==> flow/design.v <==
module ffD(clk, rst, Din, Dout);
input clk, rst;
input [31:0]Din;
output [31:0]Dout;
reg [31:0]Dout;
always@(posedge clk) 
begin
	if(rst==1)
	Dout <= 0;
	else
	Dout <= Din;
end
endmodule 
module mux1 (
		input [31:0] A, B,
		input Sel,
		output reg [31:0] Out
	);
	always @(Sel, A, B) begin
		case (Sel)
			0: Out = A;
			1:	Out = B;
		endcase
	end
endmodule
module extend (
	input [15:0]offset,
	output reg [31:0]offset32
);
always @(offset)
begin
 offset32[31:0] = {16'b0000000000000000,offset[15:0]};
end
endmodule
module alu(ctl, a, b, resultado);
  input [1:0] ctl;
  input [31:0] a, b;
  output reg [31:0] resultado;
  always @(*)
  begin
    case (ctl)
      2'b00 : resultado = a & b;  
      2'b01 : resultado = a | b;  
      2'b10 : resultado = a + b;  
      2'b11 : resultado = a - b;  
      default : resultado = 32'hxxxxxxxx;
   endcase
 end
endmodule
module control(instruction, ctrl);
    input [31:0] instruction;
	 output [20:0] ctrl;
    reg    [20:0] ctrl;
	 wire [11:0] opcode;
	 wire [4:0] rs, rt, rd;
    parameter LW = 12'b000111_xxxxxx;
    parameter SW = 12'b001000_xxxxxx;
    parameter ADD = 12'b000110_100000;
	 parameter SUB = 12'b000110_100010;
	 parameter AND = 12'b000110_100100;
	 parameter OR = 12'b000110_100101;
	 assign opcode[11:0] = {instruction[31:26], instruction[5:0]};
	 assign rs[4:0] = {instruction[25:21]};
	 assign rt[4:0] = {instruction[20:16]};
	 assign rd[4:0] = {instruction[15:11]};
    always @(instruction)
    begin
        casex (opcode)
          LW :
          begin
              ctrl[20:0]={6'b10_1_1_0_1,rs[4:0],5'b00000,rt[4:0]};
          end
          SW :
          begin
              ctrl[20:0]={6'b10_1_1_1_1,rs[4:0],5'b00000,rt[4:0]};
          end
          ADD :
          begin
              ctrl[20:0]={6'b10_0_0_0_1,rs[4:0],rt[4:0],rd[4:0]};
          end
          SUB :
          begin
              ctrl[20:0]={6'b11_0_0_0_1,rs[4:0],rt[4:0],rd[4:0]};
          end
          AND :
          begin
              ctrl[20:0]={6'b00_0_0_0_1,rs[4:0],rt[4:0],rd[4:0]};
          end
			 OR :
          begin
              ctrl[20:0]={6'b01_0_0_0_1,rs[4:0],rt[4:0],rd[4:0]};
          end
          default
          begin
              ctrl[20:0]={21'b0}; 
          end
        endcase
    end
endmodule
module PC(
  input rst,
  input clk,
  output reg [31:0]pc
  );
	always @(posedge clk or posedge rst)
		if (rst == 1)
		pc <= 0;
		else
		pc <= pc + 1;
  endmodule
module registerFile(addr1,addr2,out1,out2,addr_in,in,clk,rst);
input [4:0] addr1;	
input [4:0] addr2;	
output [31:0] out1;	
output [31:0] out2;	
input [4:0] addr_in;	
input [31:0] in;	
reg [31:0] out1;
reg [31:0] out2;
input clk, rst;
wire [511:0] regmem;
always @(posedge clk)
begin
		out1 <= addr1[4] ? 32'b0 : regmem[addr1[3:0]*32 +: 32];
		out2 <= addr2[4] ? 32'b0 : regmem[addr2[3:0]*32 +: 32];
end
genvar i;
generate
	for (i = 0; i < 16; i = i + 1) begin : REG
		reg [31:0] q;
		always @(negedge clk or posedge rst)
			if (rst)
				q <= 32'b0;
			else if (addr_in == i)
				q <= in;
		assign regmem[32*i +: 32] = q;
	end
endgenerate
endmodule
module data_memory(
clk , 
rst ,
address_0 , 
data_in , 
data_out,
cs_0 , 
we_0 
);
parameter data_0_WIDTH = 32 ;
parameter ADDR_WIDTH = 13 ;
input [ADDR_WIDTH-1:0] address_0 ;
input cs_0 ;
input we_0 ;
input clk;
input rst;
input [data_0_WIDTH-1:0] data_in ;
output reg [data_0_WIDTH-1:0] data_out;
wire [ADDR_WIDTH*data_0_WIDTH-1:0] mem;
genvar i;
generate
	for (i = 0; i < ADDR_WIDTH; i = i + 1) begin : WORD
		reg [data_0_WIDTH-1:0] q;
		always @ (posedge clk)
			if (rst)
				q <= (i == 0) ? 32'd1000 :
				     (i == 1) ? 32'd5000 :
				     (i == 2) ? 32'd2000 :
				     (i == 3) ? 32'd3000 : 32'd0;
			else if ( cs_0 && we_0 && address_0 == i )
				q <= data_in;
		assign mem[data_0_WIDTH*i +: data_0_WIDTH] = q;
	end
endgenerate
	always @ (posedge clk)
		begin : MEM_READ_0
			if (cs_0 && !we_0 && address_0 < ADDR_WIDTH) begin
				data_out <= mem[address_0*data_0_WIDTH +: data_0_WIDTH];
			end else begin
				data_out <= 0;
		end
	end
endmodule
module cpu (clk, rst, imem_addr, imem_data, test, test1);
	input clk, rst;
	output [6:0]imem_addr;
	input  [31:0]imem_data;
	output  [31:0]test;
	output [31:0]test1;
wire	 [31:0] inst;
wire   [31:0]ctrl, ctrl0, ctrl1, ctrl2;
wire   [20:0]controle;
wire	 [31:0]resultado;
wire   [31:0]data_out2;
wire   [31:0]pc;
wire	 [4:0]addr1, addr2, addr_in;
wire	 [31:0]out1, out2, out3;
wire	 [31:0]in;
wire	 rw;
wire	 [15:0]offset;
wire	 [31:0]offset32;
wire   sel1;
wire	 [31:0] imm;
wire   [31:0] data_out1;
wire	 [31:0]address_0;
wire	 [31:0] data_in;
wire	 [31:0]outrg1, outrg2;
wire	 [31:0] M, B, D, D1;
	assign imem_addr = pc[6:0];
	assign data_out2 = imem_data;
	PC PC(
		.rst(rst),
		.clk(clk),
		.pc(pc)
	);
ffD FF1(
		.rst(rst),
		.clk(clk),
		.Din(data_out2),
		.Dout(inst)
);
	registerFile RegisterFile(
		.addr1(inst[25:21]),
		.addr2(inst[20:16]),
		.out1(outrg1),
		.out2(outrg2),
		.addr_in(ctrl2[4:0]), 
		.in(out2),
		.rst(rst),
		.clk(clk)
	);
	control Controlador(
		.instruction(inst),
		.ctrl(controle)
	);
	extend Extend(
		.offset(inst[15:0]),
		.offset32(offset32)
	);
	ffD FF2(
		.rst(rst),
		.clk(clk),
		.Din(offset32),
		.Dout(imm)
		);
	ffD CONTROLE_0(
		.rst(rst),
		.clk(clk),
		.Din({11'b00000000000, controle[20:0]}),
		.Dout(ctrl0)
		);
	mux1 Mux1(
		.Sel(ctrl0[18]),
		.A(outrg2),
		.B(imm),
		.Out(out1)
	);
	alu Unidade_logica(
		.ctl(ctrl0[20:19]),
		.a(outrg1),
		.b(out1), 
		.resultado(resultado)
	);
	mux1 Mux3(
		.Sel(ctrl0[16]),
		.A(D),
		.B(resultado),
		.Out(out3)
	);
	ffD FF3(
		.rst(rst),
		.clk(clk),
		.Din(resultado),
		.Dout(D)
		);
	ffD CONTROLE_1(
		.rst(rst),
		.clk(clk),
		.Din(ctrl0),
		.Dout(ctrl1)
		);
	data_memory DataMemory(
		.address_0(out3[12:0]),
		.cs_0(ctrl1[15]),
		.we_0(ctrl0[16]),
		.data_in(outrg2),
		.data_out(M),
		.clk(clk),
		.rst(rst)
	);
	ffD FF5(
		.rst(rst),
		.clk(clk),
		.Din(D),
		.Dout(D1)
		);
	ffD CONTROLE_2(
		.rst(rst),
		.clk(clk),
		.Din(ctrl1),
		.Dout(ctrl2)
		);
	mux1 Mux2(
		.Sel(ctrl2[17]),
		.A(D1),
		.B(M),
		.Out(out2)
	);
	assign test[31:0] = inst[31:0];     
	assign test1[31:0] = out2[31:0];    
endmodule
Lab notebook: cpu

# From RTL to reports: cpu

Each step is given for the RTL above and for the edited RTL.
"original" refers to lines of the RTL above, "edited" to lines of the edited file.
"change": "edited" minus "original" as printed here. "rel. change": 100 x difference / "original".
Cell names lack the library's common part.
The mark -- stands for no value.

Top: cpu
Clock: clk
Library: sky130hd
Library corner: tt_025C_1v80

# The edit

Unified diff, file above to edited file.
This change comes from a script, not from a designer. The edited design behaves differently; no optimisation was intended.

```diff
@@ -174,5 +174,5 @@
 	always @ (posedge clk)
 		begin : MEM_READ_0
-			if (cs_0 && !we_0 && address_0 < ADDR_WIDTH) begin
+			if (cs_0 && !we_0 && address_0 >= ADDR_WIDTH) begin
 				data_out <= mem[address_0*data_0_WIDTH +: data_0_WIDTH];
 			end else begin
```

# Elaborated design

Yosys after proc, flatten, opt, wreduce and memory -nomap, before mapping. Memory bits, and registers merged into a memory's read port (data or address), are not among the register bits. Print and check cells are not counted. Equal cells are merged and count once.

Word-level totals:

| item                            | original | edited | change | rel. change (%) |
| register bits after elaboration | 1225     | 1225   | 0      | 0.00 |
| bits in latches                 | 0        | 0      | 0      | -- |
| memory bits (writable)          | 0        | 0      | 0      | -- |
| memory bits (read-only)         | 0        | 0      | 0      | -- |
| clocked read ports x word width | 0        | 0      | 0      | -- |
| memory cells                    | 0        | 0      | 0      | -- |
| cells after elaboration         | 113      | 113    | 0      | 0.00 |

Cells by class:

| item                          | original | edited | change | rel. change (%) |
| add/sub/neg operators         | 3        | 3      | 0      | 0.00 |
| $mul                          | 0        | 0      | 0      | -- |
| divide/modulo/power cells     | 0        | 0      | 0      | -- |
| order comparisons             | 1        | 1      | 0      | 0.00 |
| equality and inequality tests | 36       | 36     | 0      | 0.00 |
| shift operators               | 3        | 3      | 0      | 0.00 |
| mux-type cells                | 5        | 5      | 0      | 0.00 |
| bitwise operators             | 5        | 5      | 0      | 0.00 |
| reduce/logical cells          | 20       | 20     | 0      | 0.00 |

Operator list:

| cell                                                                          | original | edited | change | rel. change (%) |
| 13-bit by 4-bit less-than comparator with 1-bit output with constant B        | 1        | 0      | -1     | -100.00 |
| 13-bit by 4-bit greater-or-equal comparator with 1-bit output with constant B | 0        | 1      | +1     | -- |
| 1-bit logical AND                                                             | 16       | 16     | 0      | 0.00 |
| 5-bit by 4-bit equality test with 1-bit output with constant B                | 8        | 8      | 0      | 0.00 |
| 13-bit by 4-bit equality test with 1-bit output with constant B               | 5        | 5      | 0      | 0.00 |
| 12-bit by 9-bit equality test with 1-bit output with constant B               | 4        | 4      | 0      | 0.00 |
| 13-bit by 3-bit equality test with 1-bit output with constant B               | 4        | 4      | 0      | 0.00 |
| 5-bit by 3-bit equality test with 1-bit output with constant B                | 4        | 4      | 0      | 0.00 |
| 1-bit inverter                                                                | 3        | 3      | 0      | 0.00 |
| 13-bit by 2-bit equality test with 1-bit output with constant B               | 2        | 2      | 0      | 0.00 |
| 2-bit equality test with constant B                                           | 2        | 2      | 0      | 0.00 |
| 5-bit by 2-bit equality test with 1-bit output with constant B                | 2        | 2      | 0      | 0.00 |
| 32-bit parallel mux with 2-bit select                                         | 2        | 2      | 0      | 0.00 |
| 512-bit by 10-bit variable part select with 32-bit output                     | 2        | 2      | 0      | 0.00 |
| 32-bit by 1-bit adder with 32-bit output with constant B                      | 1        | 1      | 0      | 0.00 |
| 32-bit adder                                                                  | 1        | 1      | 0      | 0.00 |
| 32-bit bitwise AND                                                            | 1        | 1      | 0      | 0.00 |
| 13-bit by 1-bit equality test with 1-bit output with constant B               | 1        | 1      | 0      | 0.00 |
| 2-bit by 1-bit equality test with 1-bit output with constant B                | 1        | 1      | 0      | 0.00 |
| 5-bit by 1-bit equality test with 1-bit output with constant B                | 1        | 1      | 0      | 0.00 |
| 6-bit by 3-bit equality test with 1-bit output with constant B                | 1        | 1      | 0      | 0.00 |
| 6-bit by 4-bit equality test with 1-bit output with constant B                | 1        | 1      | 0      | 0.00 |
| 1-bit logical NOT                                                             | 1        | 1      | 0      | 0.00 |
| 13-bit logical NOT                                                            | 1        | 1      | 0      | 0.00 |
| 2-bit logical NOT                                                             | 1        | 1      | 0      | 0.00 |
| 5-bit logical NOT                                                             | 1        | 1      | 0      | 0.00 |
| 32-bit OR                                                                     | 1        | 1      | 0      | 0.00 |
| 13-bit parallel mux with 2-bit select                                         | 1        | 1      | 0      | 0.00 |

The list need not be complete.

# Logic depth

Depth = most cells in a row (Yosys ltp): at word level without a register or memory, in the mapped netlist without a sequential cell, where the memories' decode and read muxes count.

Logic depth:

| item                          | original | edited | change | rel. change (%) |
| depth in word-level cells     | 7        | 7      | 0      | 0.00 |
| ABC_AREA                      | 0        | 0      | --     | -- |
| gate-level depth with buffers | 26       | 26     | 0      | 0.00 |

# After synthesis

The flow's flattened synthesis, as Yosys stat reports it; memories are mapped. The netlist is that of the ABC_AREA named above (0 if unset); the other value can give another one.

Mapped netlist:

| item                  | original | edited  | change | rel. change (%) |
| cell count            | 5260     | 5218    | -42    | -0.80 |
| synthesis area (um2)  | 54619.9  | 54866.4 | +246.5 | +0.45 |
| sequential area (um2) | 25939.9  | 25939.9 | 0.0    | 0.00 |
| mapped flip-flops     | 1166     | 1166    | 0      | 0.00 |
| buffers               | 445      | 455     | +10    | +2.25 |

Cell types:

| type     | original | edited | change | rel. change (%) |
| nand2_1  | 1044     | 867    | -177   | -16.95 |
| mux2i_1  | 653      | 581    | -72    | -11.03 |
| nand3_1  | 109      | 42     | -67    | -61.47 |
| a21oi_1  | 257      | 319    | +62    | +24.12 |
| nor2_1   | 325      | 369    | +44    | +13.54 |
| o21ai_0  | 360      | 401    | +41    | +11.39 |
| mux2_2   | 5        | 38     | +33    | +660.00 |
| nor2b_1  | 180      | 212    | +32    | +17.78 |
| buf_2    | 46       | 16     | -30    | -65.22 |
| a41oi_1  | 32       | 2      | -30    | -93.75 |
| a222oi_1 | 0        | 30     | +30    | -- |
| a211oi_1 | 15       | 42     | +27    | +180.00 |
| buf_6    | 24       | 43     | +19    | +79.17 |
| buf_4    | 0        | 10     | +10    | -- |
| xnor2_1  | 30       | 22     | -8     | -26.67 |
| or4_1    | 14       | 6      | -8     | -57.14 |
| or4_4    | 1        | 8      | +7     | +700.00 |
| buf_1    | 45       | 51     | +6     | +13.33 |

The list need not be complete.
By module: a second synthesis without flattening, with its own total; a netlist apart from the flattened one above.

Second synthesis, totals:

| item                                          | original | edited  | change  | rel. change (%) |
| cells (unflattened synthesis)                 | 5369     | 5250    | -119    | -2.22 |
| area total of the unflattened synthesis (um2) | 62168.4  | 61043.5 | -1124.9 | -1.81 |

Each row is one instance without its submodules.

Modules, original:

| module       | times used | cells | area (um2) |
| registerFile | 1          | 2253  | 29050.4 |
| data_memory  | 1          | 1861  | 20224.4 |
| ffD          | 7          | 67    | 863.3 |
| alu          | 1          | 470   | 3153.0 |
| mux1         | 3          | 36    | 544.3 |
| PC           | 1          | 129   | 1488.9 |
| control      | 1          | 45    | 327.8 |
| extend       | 1          | 33    | 244.0 |
| cpu          | 1          | 1     | 3.8 |

Modules, edited:

| module       | times used | cells | area (um2) |
| registerFile | 1          | 2253  | 29050.4 |
| data_memory  | 1          | 1742  | 19099.6 |
| ffD          | 7          | 67    | 863.3 |
| alu          | 1          | 470   | 3153.0 |
| mux1         | 3          | 36    | 544.3 |
| PC           | 1          | 129   | 1488.9 |
| control      | 1          | 45    | 327.8 |
| extend       | 1          | 33    | 244.0 |
| cpu          | 1          | 1     | 3.8 |

# Flow runs

Runs of the flow (Yosys, OpenROAD) on both versions; the two runs of a pair have the same settings. The constraints put input and output delay at 20% of the set period each and load the outputs with 0.01 pF.

Flow settings, pair 1:
CORE_UTILIZATION: 40
period_ns: 5.5
CAP_MARGIN: 20
CORE_MARGIN: 2
SLEW_MARGIN: 20

Final reports, pair 1:

| item                                         | original | edited   | change | rel. change (%) |
| Yosys chip area after synthesis (um2)        | 54619.9  | 54866.4  | +246.5 | +0.45 |
| die outline area (um2)                       | 139521.0 | 140145.0 | +624.0 | +0.45 |
| standard-cell area of the final layout (um2) | 62145.9  | 62070.8  | -75.1  | -0.12 |
| utilization after routing (%)                | 45.9     | 45.7     | -0.2   | -- |
| worst slack on setup checks (ns)             | 0.321    | 0.290    | -0.031 | -- |
| sum of negative setup slack (ns)             | 0.000    | 0.000    | 0.000  | -- |
| worst hold slack in the final report (ns)    | 0.435    | 0.432    | -0.003 | -- |
| total design power (mW)                      | 18.375   | 17.945   | -0.430 | -2.34 |
| period reached (ns)                          | 5.179    | 5.210    | +0.031 | +0.60 |

Flow settings, pair 2:
CELL_PAD_IN_SITES_GLOBAL_PLACEMENT: 3
CORE_UTILIZATION: 37
CTS_CLUSTER_DIAMETER: 332
GPL_TIMING_DRIVEN: 1
PLACE_DENSITY: 0.67
SETUP_SLACK_MARGIN: -0.02
SLEW_MARGIN: 20
period_ns: 3.27
CAP_MARGIN: 20
CORE_MARGIN: 2

Final reports, pair 2:

| item                                         | original | edited   | change  | rel. change (%) |
| Yosys chip area after synthesis (um2)        | 54619.9  | 54866.4  | +246.5  | +0.45 |
| die outline area (um2)                       | 150711.0 | 151383.0 | +672.0  | +0.45 |
| standard-cell area of the final layout (um2) | 68054.0  | 69207.6  | +1153.6 | +1.70 |
| utilization after routing (%)                | 46.6     | 46.9     | +0.3    | -- |
| worst slack on setup checks (ns)             | -1.268   | -1.193   | +0.075  | -- |
| sum of negative setup slack (ns)             | -536.641 | -493.520 | +43.121 | -- |
| total design power (mW)                      | 32.656   | 32.616   | -0.040  | -0.12 |
| period reached (ns)                          | 4.538    | 4.463    | -0.075  | -1.65 |

By "period reached" is meant the clock period of the run minus its worst setup slack. This is arithmetic on one report: input and output delays are still those of the set period (20% each).
"total design power" rests on the timing tool's default activity at the inputs, not on a simulated workload.
